==> flow/design.v <==
module Ram (
    input  wire        clka,
    input  wire        ena,
    input  wire [ 3:0] wea,
    input  wire [ 2:0] addra,
    input  wire [31:0] dina,
    output reg  [31:0] douta
);
reg [31:0] mem [0:7];
integer b;
always @(posedge clka) begin
    if (ena) begin
        for (b = 0; b < 4; b = b + 1) begin
            if (wea[b])
                mem[addra][b*8 +: 8] <= dina[b*8 +: 8];
        end
        douta <= {wea[3] ? dina[31:24] : mem[addra][31:24],
                  wea[2] ? dina[23:16] : mem[addra][23:16],
                  wea[1] ? dina[15: 8] : mem[addra][15: 8],
                  wea[0] ? dina[ 7: 0] : mem[addra][ 7: 0]};
    end
end
endmodule
module tagv_ram (
    input  wire        clka,
    input  wire        resetn,
    input  wire        ena,
    input  wire        wea,
    input  wire [ 2:0] addra,
    input  wire [25:0] dina,
    output reg  [25:0] douta
);
reg [24:0] tag_mem [0:7];
reg [ 7:0] v_mem;
always @(posedge clka) begin
    if (ena & wea)
        tag_mem[addra] <= dina[25:1];
end
always @(posedge clka) begin
    if (!resetn)
        v_mem <= 8'b0;
    else if (ena & wea)
        v_mem[addra] <= dina[0];
end
always @(posedge clka) begin
    if (ena)
        douta <= wea ? dina : {tag_mem[addra], v_mem[addra]};
end
endmodule
module cache(
    input  wire         clk,
    input  wire         resetn,
    input  wire         valid,
    input  wire         op,
    input  wire [ 2: 0] index,
    input  wire [24: 0] tag,
    input  wire [ 3: 0] offset,
    input  wire [ 3: 0] wstrb,
    input  wire [31: 0] wdata,
    output wire         addr_ok,
    output wire         data_ok,
    output wire [31: 0] rdata,
    output wire         rd_req,
    output wire [ 2: 0] rd_type,
    output wire [31: 0] rd_addr,
    input  wire         rd_rdy,
    input  wire         ret_valid,
    input  wire         ret_last,
    input  wire [31: 0] ret_data,
    output wire         wr_req,
    output wire [ 2: 0] wr_type,
    output wire [31: 0] wr_addr,
    output wire [ 3: 0] wr_wstrb,
    output wire [127:0] wr_data,
    input  wire         wr_rdy
);
parameter idle = 3'b000,lookup = 3'b001,miss = 3'b010,replace = 3'b011,refill = 3'b100;
reg op_reg; 
reg [ 2:0] index_reg;
reg [24:0] tag_reg;
reg [ 3:0] offset_reg;
reg [ 3:0] wstrb_reg;
reg [31:0] wdata_reg;
reg [2:0] state_main;
wire way0_hit;
wire way1_hit;
wire cache_hit;
wire [31:0] way0_load_word;
wire [31:0] way1_load_word;
wire load_res;
wire random; 
wire replace_data;
wire replace_tag;
wire replace_v;
wire replace_d;
reg [1:0] return_num;
reg w_way_reg;
reg [2:0] w_index_reg;
reg [3:0] w_offset_reg;
reg [3:0] w_wstrb_reg;
reg [31:0] w_data_reg;
wire [24:0] way0_tag;
wire way0_v;
wire wea_tagv0;
wire [2:0] addra_tagv0;
wire [25:0] dina_tagv0;
assign wea_tagv0 = ret_valid & ret_last & ~replace_way;
assign addra_tagv0 = ({3{state_main == lookup  || state_main == idle}} & index)
                 | ({3{state_main == miss || state_main == replace || state_main == refill}} & index_reg);
assign dina_tagv0 = {tag_reg,1'b1};                 
tagv_ram tagv_ram_way0 (
  .clka(clk),     
  .resetn(resetn),
  .ena(1'b1),       
  .wea(wea_tagv0),       
  .addra(addra_tagv0),   
  .dina(dina_tagv0),     
  .douta({way0_tag,way0_v})   
);
reg [7:0] way0_d_reg;
wire way0_d;
assign way0_d = way0_d_reg[index_reg];
always@(posedge clk)begin
    if(!resetn)
        way0_d_reg <= 8'b0;
    else if(wr_state & ~w_way_reg)
        way0_d_reg[w_index_reg] <= 1'b1;
    else if(state_main == refill & ret_valid & ret_last &~replace_way)
        way0_d_reg[index_reg] <= op_reg;    
end
wire [127:0] way0_data;
wire [2:0] addra_way0_bank0;
wire [3:0] wea_way0_bank0;
wire [31:0] dina_way0_bank0;
wire [2:0] addra_way0_bank1;
wire [3:0] wea_way0_bank1;
wire [31:0] dina_way0_bank1;
wire [2:0] addra_way0_bank3;
wire [3:0] wea_way0_bank3;
wire [31:0] dina_way0_bank3;
wire [2:0] addra_way0_bank2;
wire [3:0] wea_way0_bank2;
wire [31:0] dina_way0_bank2;
assign addra_way0_bank0 = (wr_state & ~w_offset_reg[3]&~w_offset_reg[2]) ? w_index_reg : 
                        addr_ok ? index : index_reg ;
assign wea_way0_bank0 = ({4{wr_state & ~w_offset_reg[3]&~w_offset_reg[2] & ~w_way_reg}} & w_wstrb_reg ) 
                     |({4{state_main == refill & (return_num == 2'd0) & ret_valid & ~replace_way}}); 
assign dina_way0_bank0 = ({32{wr_state}} & w_data_reg)  
                      | ({32{state_main == refill}})& (
                       ~offset_reg[3]&~offset_reg[2] & op_reg ? {
                                        wstrb_reg[3] ? wdata_reg[31:24] : ret_data[31:24],
                                        wstrb_reg[2] ? wdata_reg[23:16] : ret_data[23:16],
                                        wstrb_reg[1] ? wdata_reg[15: 8] : ret_data[15: 8],
                                        wstrb_reg[0] ? wdata_reg[ 7: 0] : ret_data[ 7: 0]
                                    } : ret_data);
Ram bank0_ram_way0 (  
  .clka(clk),     
  .ena(1'b1),       
  .wea(wea_way0_bank0),       
  .addra(addra_way0_bank0),   
  .dina(dina_way0_bank0),     
  .douta(way0_data[31:0])   
);
assign addra_way0_bank1 = (wr_state & ~w_offset_reg[3]&w_offset_reg[2]) ? w_index_reg : 
                        addr_ok ? index : index_reg ;
assign wea_way0_bank1 = ({4{wr_state & ~w_offset_reg[3]&w_offset_reg[2] & ~w_way_reg}} & w_wstrb_reg ) 
                     |({4{state_main == refill & (return_num == 2'd1) & ret_valid & ~replace_way}}); 
assign dina_way0_bank1 = ({32{wr_state}} & w_data_reg)  
                      | ({32{state_main == refill}})& (
                       ~offset_reg[3]& offset_reg[2] & op_reg ? {
                                        wstrb_reg[3] ? wdata_reg[31:24] : ret_data[31:24],
                                        wstrb_reg[2] ? wdata_reg[23:16] : ret_data[23:16],
                                        wstrb_reg[1] ? wdata_reg[15: 8] : ret_data[15: 8],
                                        wstrb_reg[0] ? wdata_reg[ 7: 0] : ret_data[ 7: 0]
                                    } : ret_data);
Ram bank1_ram_way0 (
  .clka(clk),     
  .ena(1'b1),       
  .wea(wea_way0_bank1),       
  .addra(addra_way0_bank1),   
  .dina(dina_way0_bank1),     
  .douta(way0_data[63:32])   
);
assign addra_way0_bank2 = (wr_state & w_offset_reg[3]&~w_offset_reg[2]) ? w_index_reg : 
                        addr_ok ? index : index_reg ;
assign wea_way0_bank2 = ({4{wr_state & w_offset_reg[3]&~w_offset_reg[2] & ~w_way_reg}} & w_wstrb_reg ) 
                     |({4{state_main == refill & (return_num == 2'd2) & ret_valid & ~replace_way}}); 
assign dina_way0_bank2 = ({32{wr_state}} & w_data_reg)  
                      | ({32{state_main == refill}})& (
                       offset_reg[3]&~offset_reg[2] & op_reg ? {
                                        wstrb_reg[3] ? wdata_reg[31:24] : ret_data[31:24],
                                        wstrb_reg[2] ? wdata_reg[23:16] : ret_data[23:16],
                                        wstrb_reg[1] ? wdata_reg[15: 8] : ret_data[15: 8],
                                        wstrb_reg[0] ? wdata_reg[ 7: 0] : ret_data[ 7: 0]
                                    } : ret_data);
Ram bank2_ram_way0 (
  .clka(clk),     
  .ena(1'b1),       
  .wea(wea_way0_bank2),       
  .addra(addra_way0_bank2),   
  .dina(dina_way0_bank2),     
  .douta(way0_data[95:64])   
);
assign addra_way0_bank3 = (wr_state & w_offset_reg[3]&w_offset_reg[2]) ? w_index_reg : 
                        addr_ok ? index : index_reg ;
assign wea_way0_bank3 = ({4{wr_state & w_offset_reg[3]&w_offset_reg[2] & ~w_way_reg}} & w_wstrb_reg ) 
                     |({4{state_main == refill & (return_num ==2'd3) & ret_valid & ~replace_way}}); 
assign dina_way0_bank3 = ({32{wr_state}} & w_data_reg)  
                      | (({32{state_main == refill}})& (
                       offset_reg[3]&offset_reg[2] & op_reg ? {
                                        wstrb_reg[3] ? wdata_reg[31:24] : ret_data[31:24],
                                        wstrb_reg[2] ? wdata_reg[23:16] : ret_data[23:16],
                                        wstrb_reg[1] ? wdata_reg[15: 8] : ret_data[15: 8],
                                        wstrb_reg[0] ? wdata_reg[ 7: 0] : ret_data[ 7: 0]
                                    } : ret_data));
Ram bank3_ram_way0 (
  .clka(clk),     
  .ena(1'b1),       
  .wea(wea_way0_bank3),       
  .addra(addra_way0_bank3),   
  .dina(dina_way0_bank3),     
  .douta(way0_data[127:96])   
);
wire [24:0] way1_tag;
wire way1_v;
wire wea_tagv1;
wire [2:0] addra_tagv1;
wire [25:0] dina_tagv1;
assign wea_tagv1 = ret_valid & ret_last & replace_way;
assign addra_tagv1 = ({3{state_main == lookup  || state_main == idle}} & index)
                 | ({3{state_main == miss || state_main == replace || state_main == refill}} & index_reg);
assign dina_tagv1 = {tag_reg,1'b1};                 
tagv_ram tagv_ram_way1 (
  .clka(clk),     
  .resetn(resetn),
  .ena(1'b1),       
  .wea(wea_tagv1),       
  .addra(addra_tagv1),   
  .dina(dina_tagv1),     
  .douta({way1_tag,way1_v})   
);
reg [7:0] way1_d_reg;
wire way1_d;
assign way1_d = way1_d_reg[index_reg];
always@(posedge clk)begin
    if(!resetn)
        way1_d_reg <= 8'b0;
    else if(wr_state & w_way_reg)
        way1_d_reg[w_index_reg] <= 1'b1;
    else if(state_main == refill & ret_valid & ret_last & replace_way)
        way1_d_reg[index_reg] <= op_reg;    
end
wire [127:0] way1_data;
wire [2:0] addra_way1_bank0;
wire [3:0] wea_way1_bank0;
wire [31:0] dina_way1_bank0;
wire [2:0] addra_way1_bank1;
wire [3:0] wea_way1_bank1;
wire [31:0] dina_way1_bank1;
wire [2:0] addra_way1_bank3;
wire [3:0] wea_way1_bank3;
wire [31:0] dina_way1_bank3;
wire [2:0] addra_way1_bank2;
wire [3:0] wea_way1_bank2;
wire [31:0] dina_way1_bank2;
assign addra_way1_bank0 = (wr_state & ~w_offset_reg[3]&~w_offset_reg[2]) ? w_index_reg : 
                        addr_ok ? index : index_reg ;
assign wea_way1_bank0 = ({4{wr_state & ~w_offset_reg[3]&~w_offset_reg[2] & w_way_reg}} & w_wstrb_reg ) 
                     |({4{state_main == refill & (return_num == 2'd0) & ret_valid & replace_way}}); 
assign dina_way1_bank0 = ({32{wr_state}} & w_data_reg)  
                      | ({32{state_main == refill}})& (
                       ~offset_reg[3]&~offset_reg[2] & op_reg ? {
                                        wstrb_reg[3] ? wdata_reg[31:24] : ret_data[31:24],
                                        wstrb_reg[2] ? wdata_reg[23:16] : ret_data[23:16],
                                        wstrb_reg[1] ? wdata_reg[15: 8] : ret_data[15: 8],
                                        wstrb_reg[0] ? wdata_reg[ 7: 0] : ret_data[ 7: 0]
                                    } : ret_data);
Ram bank0_ram_way1 (  
  .clka(clk),     
  .ena(1'b1),       
  .wea(wea_way1_bank0),       
  .addra(addra_way1_bank0),   
  .dina(dina_way1_bank0),     
  .douta(way1_data[31:0])   
);
assign addra_way1_bank1 = (wr_state & ~w_offset_reg[3]&w_offset_reg[2]) ? w_index_reg : 
                        addr_ok ? index : index_reg ;
assign wea_way1_bank1 = ({4{wr_state & ~w_offset_reg[3]&w_offset_reg[2] & w_way_reg}} & w_wstrb_reg ) 
                     |({4{state_main == refill & (return_num == 2'd1) & ret_valid & replace_way}}); 
assign dina_way1_bank1 = ({32{wr_state}} & w_data_reg)  
                      | ({32{state_main == refill}})& (
                       ~offset_reg[3]&offset_reg[2] & op_reg ? {
                                        wstrb_reg[3] ? wdata_reg[31:24] : ret_data[31:24],
                                        wstrb_reg[2] ? wdata_reg[23:16] : ret_data[23:16],
                                        wstrb_reg[1] ? wdata_reg[15: 8] : ret_data[15: 8],
                                        wstrb_reg[0] ? wdata_reg[ 7: 0] : ret_data[ 7: 0]
                                    } : ret_data);
Ram bank1_ram_way1 (
  .clka(clk),     
  .ena(1'b1),       
  .wea(wea_way1_bank1),       
  .addra(addra_way1_bank1),   
  .dina(dina_way1_bank1),     
  .douta(way1_data[63:32])   
);
assign addra_way1_bank2 = (wr_state & w_offset_reg[3]&~w_offset_reg[2]) ? w_index_reg : 
                        addr_ok ? index : index_reg ;
assign wea_way1_bank2 = ({4{wr_state & w_offset_reg[3]&~w_offset_reg[2] & w_way_reg}} & w_wstrb_reg ) 
                     |({4{state_main == refill & (return_num == 2'd2) & ret_valid & replace_way}}); 
assign dina_way1_bank2 = ({32{wr_state}} & w_data_reg)  
                      | ({32{state_main == refill}})& (
                       offset_reg[3]&~offset_reg[2] & op_reg ? {
                                        wstrb_reg[3] ? wdata_reg[31:24] : ret_data[31:24],
                                        wstrb_reg[2] ? wdata_reg[23:16] : ret_data[23:16],
                                        wstrb_reg[1] ? wdata_reg[15: 8] : ret_data[15: 8],
                                        wstrb_reg[0] ? wdata_reg[ 7: 0] : ret_data[ 7: 0]
                                    } : ret_data);
Ram bank2_ram_way1 (
  .clka(clk),     
  .ena(1'b1),       
  .wea(wea_way1_bank2),       
  .addra(addra_way1_bank2),   
  .dina(dina_way1_bank2),     
  .douta(way1_data[95:64])   
);
assign addra_way1_bank3 = (wr_state & w_offset_reg[3]&w_offset_reg[2]) ? w_index_reg : 
                        addr_ok ? index : index_reg ;
assign wea_way1_bank3 = ({4{wr_state & w_offset_reg[3]&w_offset_reg[2] & w_way_reg}} & w_wstrb_reg ) 
                     |({4{state_main == refill & (return_num == 2'd3) & ret_valid & replace_way}}); 
assign dina_way1_bank3 = ({32{wr_state}} & w_data_reg)  
                      | ({32{state_main == refill}})& (
                       (offset_reg[3]&offset_reg[2] & op_reg) ? {
                                        wstrb_reg[3] ? wdata_reg[31:24] : ret_data[31:24],
                                        wstrb_reg[2] ? wdata_reg[23:16] : ret_data[23:16],
                                        wstrb_reg[1] ? wdata_reg[15: 8] : ret_data[15: 8],
                                        wstrb_reg[0] ? wdata_reg[ 7: 0] : ret_data[ 7: 0]
                                    } : ret_data);
Ram bank3_ram_way1 (
  .clka(clk),     
  .ena(1'b1),       
  .wea(wea_way1_bank3),       
  .addra(addra_way1_bank3),   
  .dina(dina_way1_bank3),     
  .douta(way1_data[127:96])   
);
always@(posedge clk)begin
    if(!resetn)begin
        op_reg <= 1'b0; 
        index_reg <= 3'b0; 
        tag_reg <= 25'b0; 
        offset_reg <= 4'b0; 
        wstrb_reg <= 4'b0; 
        wdata_reg   <= 32'b0; 
    end
    else if((state_main == idle & valid & !hit_write_cf) |
            (state_main == lookup & (cache_hit & valid & (op | (!op & !hit_write_cf) ))))begin
        op_reg <= op; 
        index_reg <= index; 
        tag_reg <= tag; 
        offset_reg <= offset; 
        wstrb_reg <= wstrb; 
        wdata_reg   <= wdata;         
    end
end
assign way0_hit = way0_v && {way0_tag == tag_reg};
assign way1_hit = way1_v && {way1_tag == tag_reg};
assign cache_hit = way0_hit || way1_hit;
assign way0_load_word = way0_data[offset_reg[3:2]*32 +: 32];
assign way1_load_word = way1_data[offset_reg[3:2]*32 +: 32];
assign load_res = {32{way0_hit}} & way0_load_word
                | {32{way1_hit}} & way1_load_word
                | {32{~cache_hit}} & ret_data;
LFSR u_lfsr(
    .clk(clk),
    .reset(!resetn),
    .lfsr_bit(random)
);                
reg replace_way; 
always@(posedge clk)begin
    if(!resetn)begin
        replace_way <= 1'b0;
    end
    else if(state_main == miss & wr_rdy)begin
        replace_way <= random;
    end
end
always@(posedge clk)begin
    if(!resetn | (state_main == replace && rd_rdy))
        return_num <= 2'b0;
    else if(ret_valid)begin
        return_num <= return_num + 2'b1;
    end
end
always@(posedge clk)begin
    if(!resetn)begin
        state_main <= idle;
    end
    else if(state_main == idle)begin
        if(valid & !hit_write_cf)begin
            state_main <= lookup;       
        end
    end
    else if(state_main == lookup)begin
        if(cache_hit & (!valid | (valid & hit_write_cf)))begin
            state_main <= idle;
        end    
        else if(!cache_hit)begin
            state_main <= miss;
        end 
    end
    else if(state_main == miss)begin
        if(wr_rdy)begin
            state_main <= replace;
        end
    end
    else if(state_main == replace)begin
        if(rd_rdy)begin
            state_main <= refill;
        end
    end
    else if(state_main == refill)begin
        if(ret_valid & ret_last)begin
            state_main <= idle;
        end
    end
    else 
        state_main <= idle;
end
reg wr_state;
wire hit_write_sign;
wire hit_write_cf;
assign hit_write_sign = (state_main == lookup) & op_reg & cache_hit;
assign hit_write_cf = ( (state_main == lookup) & op_reg & (!op & valid) & ({tag,index,offset} == {tag_reg,index_reg,offset_reg}) ) 
                    | ( wr_state & (!op & valid) & (offset[3:2] == w_offset_reg[3:2]));
always@(posedge clk)begin
    if(!resetn)begin
        wr_state <= 1'b0;
        w_way_reg <= 1'b0;
        w_index_reg <= 3'b0;
        w_offset_reg <= 4'b0;
        w_wstrb_reg <= 4'b0;
        w_data_reg <= 32'b0;
    end
    else if(~wr_state)begin
        if(hit_write_sign)begin
            wr_state <= 1'b1;
            w_way_reg <= way1_hit;
            w_index_reg <= index_reg;
            w_offset_reg <= offset_reg;
            w_wstrb_reg <= wstrb_reg;
            w_data_reg <= wdata_reg; 
        end 
    end
    else if(wr_state)begin
        if(hit_write_sign)begin
            w_way_reg <= way1_hit;
            w_index_reg <= index_reg;
            w_offset_reg <= offset_reg;
            w_wstrb_reg <= wstrb_reg;
            w_data_reg <= wdata_reg; 
        end
        else begin
            wr_state <= 1'b0;
        end    
    end
    else 
        wr_state <= 1'b0;
end
assign addr_ok = ((state_main == idle) & !hit_write_cf) || 
                 (state_main == lookup & (cache_hit & valid & (op | (!op & !hit_write_cf) ))); 
assign data_ok = (state_main == lookup & (cache_hit)) ||
                 (state_main == refill && ret_valid && return_num == offset_reg[3:2]);
assign rdata = ({32{state_main == lookup & way0_hit}} & way0_load_word)
             | ({32{state_main == lookup & way1_hit}} & way1_load_word)
             | ({32{state_main == refill}} & ret_data);                  
assign rd_req = (state_main == replace);
assign rd_type = 3'b100;
assign rd_addr = {tag_reg,index_reg,4'd0};
reg wr_req_reg;
assign wr_req = wr_req_reg & 
            ((replace_way) ? (way1_d & way1_v) : (way0_d & way0_v));
assign wr_type = 3'b100;
assign wr_addr = {(replace_way ? way1_tag : way0_tag),index_reg,4'd0};
assign wr_wstrb = 4'b1111;
assign wr_data = replace_way ? way1_data : way0_data;
always@(posedge clk)begin
    if(!resetn)
        wr_req_reg <= 1'b0;
    else if(state_main == miss & wr_rdy)
        wr_req_reg <= 1'b1;
    else if(wr_rdy)
        wr_req_reg <= 1'b0;
end                 
endmodule
module LFSR (
    input wire clk,
    input wire reset,
    output reg lfsr_bit
);
    reg [7:0] lfsr;
    always @(posedge clk) begin
        if (reset) begin
            lfsr <= 8'h1;  
        end else begin
            lfsr <= {lfsr[6:0], lfsr[7] ^ lfsr[5]};  
        end
    end
    always @(posedge clk) begin
        if (reset) begin
            lfsr_bit <= 1'b0;
        end else begin
            lfsr_bit <= lfsr[0];  
        end
    end
endmodule
# Reports on cache
# Tool output for the design above before and after an edit, in the order of the flow.
# "before" refers to lines of the RTL above, "after" to lines of the edited file.
# "change": "after" minus "before" as printed here. "rel_change_pct": 100 x difference / "before".
# Operators: Yosys type, input widths -> output width; for muxes data width and select width s.
# Library cell names are shortened.
# Not given: -
[setup]
design = "cache"
clock = "clk"
library = "sky130hd"
lib_corner = "tt_025C_1v80"

# The edit
# Unified diff, file above to edited file.
# A script made this edit. It changes what the design does and was not meant as an optimisation.
# begin of diff
@@ -506,10 +506,4 @@
         end
     end
-    always @(posedge clk) begin
-        if (reset) begin
-            lfsr_bit <= 1'b0;
-        end else begin
-            lfsr_bit <= lfsr[0];  
-        end
-    end
+    always @(*) lfsr_bit = lfsr[0];
 endmodule
# end of diff

# After elaboration
# Counts by Yosys on the flattened word-level netlist (proc, flatten, opt, wreduce; memories kept). Register bits leave out memories and registers merged into their read ports (data or address). Print and check cells are left out. Cells with the same type and inputs are merged into one.
# Memory sizes are those after Yosys's memory passes, which may raise the word count (mostly to a power of two), join words into wider ones and drop unused or constant bits.
[word_totals]
columns = ["element", "before", "after", "change", "rel_change_pct"]
rows = [
  ["ff_bits", 164, 163, -1, -0.61],
  ["mem_bits_rw", 2448, 2448, 0, 0.00],
  ["clocked_rd_ports_x_width", 306, 306, 0, 0.00],
  ["mem_count", 10, 10, 0, 0.00],
  ["out_inout_bits", 238, 238, 0, 0.00],
]
[memory_table]
columns = ["element", "before", "after"]
rows = [
  ["mem_shapes", "bank0_ram_way0.mem 8x32 r1 w1; bank0_ram_way1.mem 8x32 r1 w1; bank1_ram_way0.mem 8x32 r1 w1; bank1_ram_way1.mem 8x32 r1 w1; bank2_ram_way0.mem 8x32 r1 w1; bank2_ram_way1.mem 8x32 r1 w1; (+4)", "bank0_ram_way0.mem 8x32 r1 w1; bank0_ram_way1.mem 8x32 r1 w1; bank1_ram_way0.mem 8x32 r1 w1; bank1_ram_way1.mem 8x32 r1 w1; bank2_ram_way0.mem 8x32 r1 w1; bank2_ram_way1.mem 8x32 r1 w1; (+4)"],
]
# A list marked (+n) leaves out that many cells.
[classes]
columns = ["element", "before", "after", "change", "rel_change_pct"]
rows = [
  ["addsub", 4, 4, 0, 0.00],
  ["n_eq", 17, 17, 0, 0.00],
  ["shift", 10, 10, 0, 0.00],
  ["n_mux", 104, 104, 0, 0.00],
  ["logic", 131, 131, 0, 0.00],
  ["reduce_logical", 21, 21, 0, 0.00],
]
# Operator kinds equal on both sides are left out: 44.

# Longest topological paths
# Depth = most cells in a row (Yosys ltp): at word level without a register or memory, in the mapped netlist without a sequential cell, where the memories' decode and read muxes count.
[logic_depth]
columns = ["element", "before", "after", "change", "rel_change_pct"]
rows = [
  ["depth_word", 13, 13, 0, 0.00],
  ["ABC_AREA", "0", "0", "-", "-"],
  ["depth_mapped", 18, 16, -2, -11.11],
  ["depth_no_buf", 11, 11, 0, 0.00],
]

# Synthesis result
# The flow's flattened synthesis, as Yosys stat reports it; memories are mapped. The netlist is that of the ABC_AREA named above (0 if unset); the other value can give another one.
[synth_totals]
columns = ["element", "before", "after", "change", "rel_change_pct"]
rows = [
  ["stdcells", 5859, 6094, 235, 4.01],
  ["area_um2", 108745.5, 109095.9, 350.4, 0.32],
  ["flip_flops", 2626, 2626, 0, 0.00],
]
[by_type]
columns = ["cell", "before", "after", "change", "rel_change_pct"]
rows = [
  ["mux2i_1", 710, 469, -241, -33.94],
  ["mux2_2", 29, 157, 128, 441.38],
  ["nor2_1", 193, 315, 122, 63.21],
  ["a21oi_1", 117, 228, 111, 94.87],
  ["a211oi_1", 111, 0, -111, -100.00],
  ["nor3_1", 146, 251, 105, 71.92],
  ["nand3_1", 30, 70, 40, 133.33],
  ["o22a_1", 1, 34, 33, 3300.00],
  ["nor3_2", 0, 31, 31, "-"],
  ["o211ai_1", 9, 39, 30, 333.33],
  ["nor4_1", 38, 10, -28, -73.68],
  ["o311ai_1", 20, 0, -20, -100.00],
  ["or3_1", 8, 26, 18, 225.00],
  ["clkbuf_1", 228, 245, 17, 7.46],
  ["and3_1", 4, 20, 16, 400.00],
  ["xnor2_1", 64, 49, -15, -23.44],
  ["mux4_2", 624, 611, -13, -2.08],
  ["o21ai_0", 212, 199, -13, -6.13],
]
# Cell types equal on both sides are left out: 9.
# Not every row of either side is listed.
# By module: a second synthesis without flattening, with its own total; a netlist apart from the flattened one above.
[hier_totals]
columns = ["element", "before", "after", "change", "rel_change_pct"]
rows = [
  ["cells_unflattened", 8069, 8069, 0, 0.00],
  ["hier_area_um2", 123289.5, 122668.9, -620.6, -0.50],
]
# Each row is one instance without its submodules.
[by_module_before]
columns = ["module", "instances", "cells", "mod_area_um2", "mod_seq_area_um2"]
rows = [
  ["Ram", 8, 664, 11392.2, 8648.3],
  ["tagv_ram", 2, 553, 9283.9, 6946.7],
  ["cache", 1, 1634, 13365.3, 2742.6],
  ["LFSR", 1, 17, 219.0, 160.2],
]
[by_module_after]
columns = ["module", "instances", "cells", "mod_area_um2", "mod_seq_area_um2"]
rows = [
  ["Ram", 8, 664, 11314.6, 8648.3],
  ["tagv_ram", 2, 553, 9283.9, 6946.7],
  ["cache", 1, 1634, 13365.3, 2742.6],
  ["LFSR", 1, 17, 219.0, 160.2],
]

# Worst setup path after synthesis
# OpenSTA on the mapped netlist: ideal clock, no wires. The path of least setup slack (recovery checks aside). Input and output delay are each 20% of the period. Register names are those of the netlist, which keeps one name where synthesis merged equal registers.
[synth_timing]
columns = ["element", "before", "after", "change", "rel_change_pct"]
rows = [
  ["path_type", "input to register", "register to output", "-", "-"],
  ["from", "input port tag[17]", "register (no name shown)", "-", "-"],
  ["to", "memory bank1_ram_way1.mem[5][24]", "output port rdata[10]", "-", "-"],
  ["tclk_ns", 8.0, 8.0, 0.0, 0.00],
  ["input_delay_ns", 1.600, "-", "-", "-"],
  ["output_delay_ns", "-", 1.600, "-", "-"],
  ["arrival_ns", 4.357, 3.008, -1.349, -30.96],
  ["setup_slack_ns", 3.248, 3.392, 0.144, "-"],
  ["delay_ns", 3.152, 3.008, -0.144, -4.57],
  ["driving_pins", 11, 14, 3, 27.27],
  ["path_buffers", 2, 5, 3, 150.00],
  ["period_less_setup_slack_ns", 4.752, 4.608, -0.144, -3.03],
]
# "delay_ns" = arrival - input delay + setup time.
# A path that ends at an output port has no setup time.
# "driving_pins": output pins that drive a net of the path, with the launching flip-flop's if there is one; two outputs of one cell count as two.
# "period_less_setup_slack_ns" = period - worst setup slack (recovery checks aside). The figure is calculated, with input and output delays left at 20% of the set period.
# Between the ends stands the longest chain of elaborated cells between them, by number of cells; it is not shown to be the way that was timed. Of several equally long chains one is given.
# A line is the first line of the expression or statement that the cell stems from. Yosys adds cells for indexed reads and writes and turns some case tables into memories.
[synth_between_before]
path_cell_list = "xnor2_1 -> nand4_1 -> nor4_1 -> nand3_1 -> nand3_1 -> o22ai_1 -> or2_2 -> buf_1 -> o21a_1 -> buf_1 -> nor4_1"
elab_chain_cells = 11
cone_cells = 12
cone_classes = "1 x eq/ne; 2 x mux; 7 x logic; 2 x reduce/logical"
[synth_lines_before]
columns = ["element", "line", "source"]
rows = [
  ["start, declared", 56, "input  wire [24: 0] tag,"],
  ["$eq 32x32->1", 433, "assign hit_write_cf = ( (state_main == lookup) & op_reg & (!op & valid) & ({tag,index,offset} == {tag_reg,inde ..."],
  ["$and 1x1->1", 433, ""],
  ["$or 1x1->1", 433, ""],
  ["$logic_not 1->1", 470, "(state_main == lookup & (cache_hit & valid & (op | (!op & !hit_write_cf) )));"],
  ["$and 1x1->1", 470, ""],
  ["$or 1x1->1", 470, ""],
  ["$and 1x1->1 (2 in a row)", 470, ""],
  ["$logic_or 1x1->1", 469, "assign addr_ok = ((state_main == idle) & !hit_write_cf) ||"],
  ["$mux 3", 287, "addr_ok ? index : index_reg ;"],
  ["$mux 3", 286, "assign addra_way1_bank1 = (wr_state & ~w_offset_reg[3]&w_offset_reg[2]) ? w_index_reg :"],
  ["end, declared", 9, "reg [31:0] mem [0:7];"],
]
[synth_between_after]
path_cell_list = "dfxtp_1 -> buf_2 -> buf_4 -> buf_2 -> mux4_2 -> mux2i_1 -> xnor2_1 -> nor3_1 -> nor4b_1 -> nand4_1 -> or2_2 -> clkbuf_1 -> clkbuf_1 -> o211ai_1"
[synth_lines_after]
columns = ["element", "line", "source"]
rows = [
  ["end, declared", 62, "output wire [31: 0] rdata,"],
]
# after: No chain of elaborated cells between the ends is given.

# Path in the finished layout
# From the final timing report of each run of set A: the path of least setup slack in the routed layout; clock arrival at registers is part of the times.
[layout_timing]
columns = ["element", "before", "after", "change", "rel_change_pct"]
rows = [
  ["path_type", "register to output", "register to output", "-", "-"],
  ["from", "register (no name shown)", "register (no name shown)", "-", "-"],
  ["to", "output port addr_ok", "output port rdata[25]", "-", "-"],
  ["tclk_ns", 7.62, 7.62, 0.00, 0.00],
  ["output_delay_ns", 1.52, 1.52, 0.00, 0.00],
  ["arrival_ns", 5.96, 6.00, 0.04, 0.67],
  ["setup_slack_ns", 0.13, 0.10, -0.03, "-"],
  ["driving_pins", 15, 12, -3, -20.00],
  ["path_buffers", 5, 2, -3, -60.00],
]
[layout_between_before]
path_cell_list = "dfxtp_4 -> buf_12 -> mux4_2 -> mux2i_1 -> nor2_1 -> a211oi_1 -> nand4_1 -> nor4_2 -> buf_4 -> nand2_2 -> buf_12 -> and2_1 -> o21ai_1 -> buf_4 -> clkdlybuf4s50_1"
[layout_lines_before]
columns = ["element", "line", "source"]
rows = [
  ["end, declared", 60, "output wire         addr_ok,"],
]
# before: No chain of elaborated cells between the ends is given.
[layout_between_after]
path_cell_list = "dfxtp_4 -> buf_12 -> mux4_2 -> mux2i_1 -> xnor2_1 -> nor4_1 -> and4b_1 -> nand4_1 -> nor2_4 -> nand2_1 -> o211ai_1 -> clkdlybuf4s50_1"
[layout_lines_after]
columns = ["element", "line", "source"]
rows = [
  ["end, declared", 62, "output wire [31: 0] rdata,"],
]
# after: No chain of elaborated cells between the ends is given.

# Measured runs
# Both versions went through the flow (Yosys, OpenROAD) with the same settings in each pair. Constraints: input delay and output delay 20% of the set period each, output load 0.01 pF.
[flow_settings_set_A]
CORE_UTILIZATION = 40
period_ns = 7.62
CAP_MARGIN = 20
CORE_MARGIN = 2
SLEW_MARGIN = 20
[results_set_A]
columns = ["element", "before", "after", "change", "rel_change_pct"]
rows = [
  ["synthesis_area_um2", 108745.5, 109095.9, 350.4, 0.32],
  ["total_die_area_um2", 276050.0, 276934.0, 884.0, 0.32],
  ["stdcell_area_um2", 128952.0, 128572.0, -380.0, -0.29],
  ["post_route_util_pct", 47.7, 47.4, -0.3, "-"],
  ["setup_worst_slack_ns", 0.134, 0.100, -0.034, "-"],
  ["total_negative_slack_ns", 0.000, 0.000, 0.000, "-"],
  ["worst_hold_slack_ns", 0.387, 0.433, 0.046, "-"],
  ["final_power_mw", 32.754, 31.864, -0.890, -2.72],
  ["achieved_clock_period_ns", 7.486, 7.520, 0.034, 0.45],
]
[flow_settings_set_B]
CORE_MARGIN = 8
CORE_UTILIZATION = 15
GPL_ROUTABILITY_DRIVEN = 0
GPL_TIMING_DRIVEN = 0
HOLD_SLACK_MARGIN = 0.08
MAX_ROUTING_LAYER = "met4"
PLACE_DENSITY_LB_ADDON = 0.07
SETUP_SLACK_MARGIN = 2.34
period_ns = 9.13
CAP_MARGIN = 20
SLEW_MARGIN = 20
[results_set_B]
columns = ["element", "before", "after", "change", "rel_change_pct"]
rows = [
  ["synthesis_area_um2", 108745.5, 109095.9, 350.4, 0.32],
  ["total_die_area_um2", 752470.0, 754848.0, 2378.0, 0.32],
  ["stdcell_area_um2", 146309.0, 145246.0, -1063.0, -0.73],
  ["post_route_util_pct", 20.3, 20.0, -0.3, "-"],
  ["setup_worst_slack_ns", 2.106, 1.989, -0.117, "-"],
  ["total_negative_slack_ns", 0.000, 0.000, 0.000, "-"],
  ["worst_hold_slack_ns", 0.387, 0.435, 0.048, "-"],
  ["final_power_mw", 30.616, 29.424, -1.192, -3.89],
  ["achieved_clock_period_ns", 7.024, 7.141, 0.117, 1.67],
]
# By "achieved_clock_period_ns" is meant the clock period of the run minus its worst setup slack. This is arithmetic on one report: input and output delays are still those of the set period (20% each).
# By "final_power_mw" is meant OpenSTA's value without simulated activity: inputs other than the clock are taken to toggle once in ten clock periods, and the tool carries that through the logic.
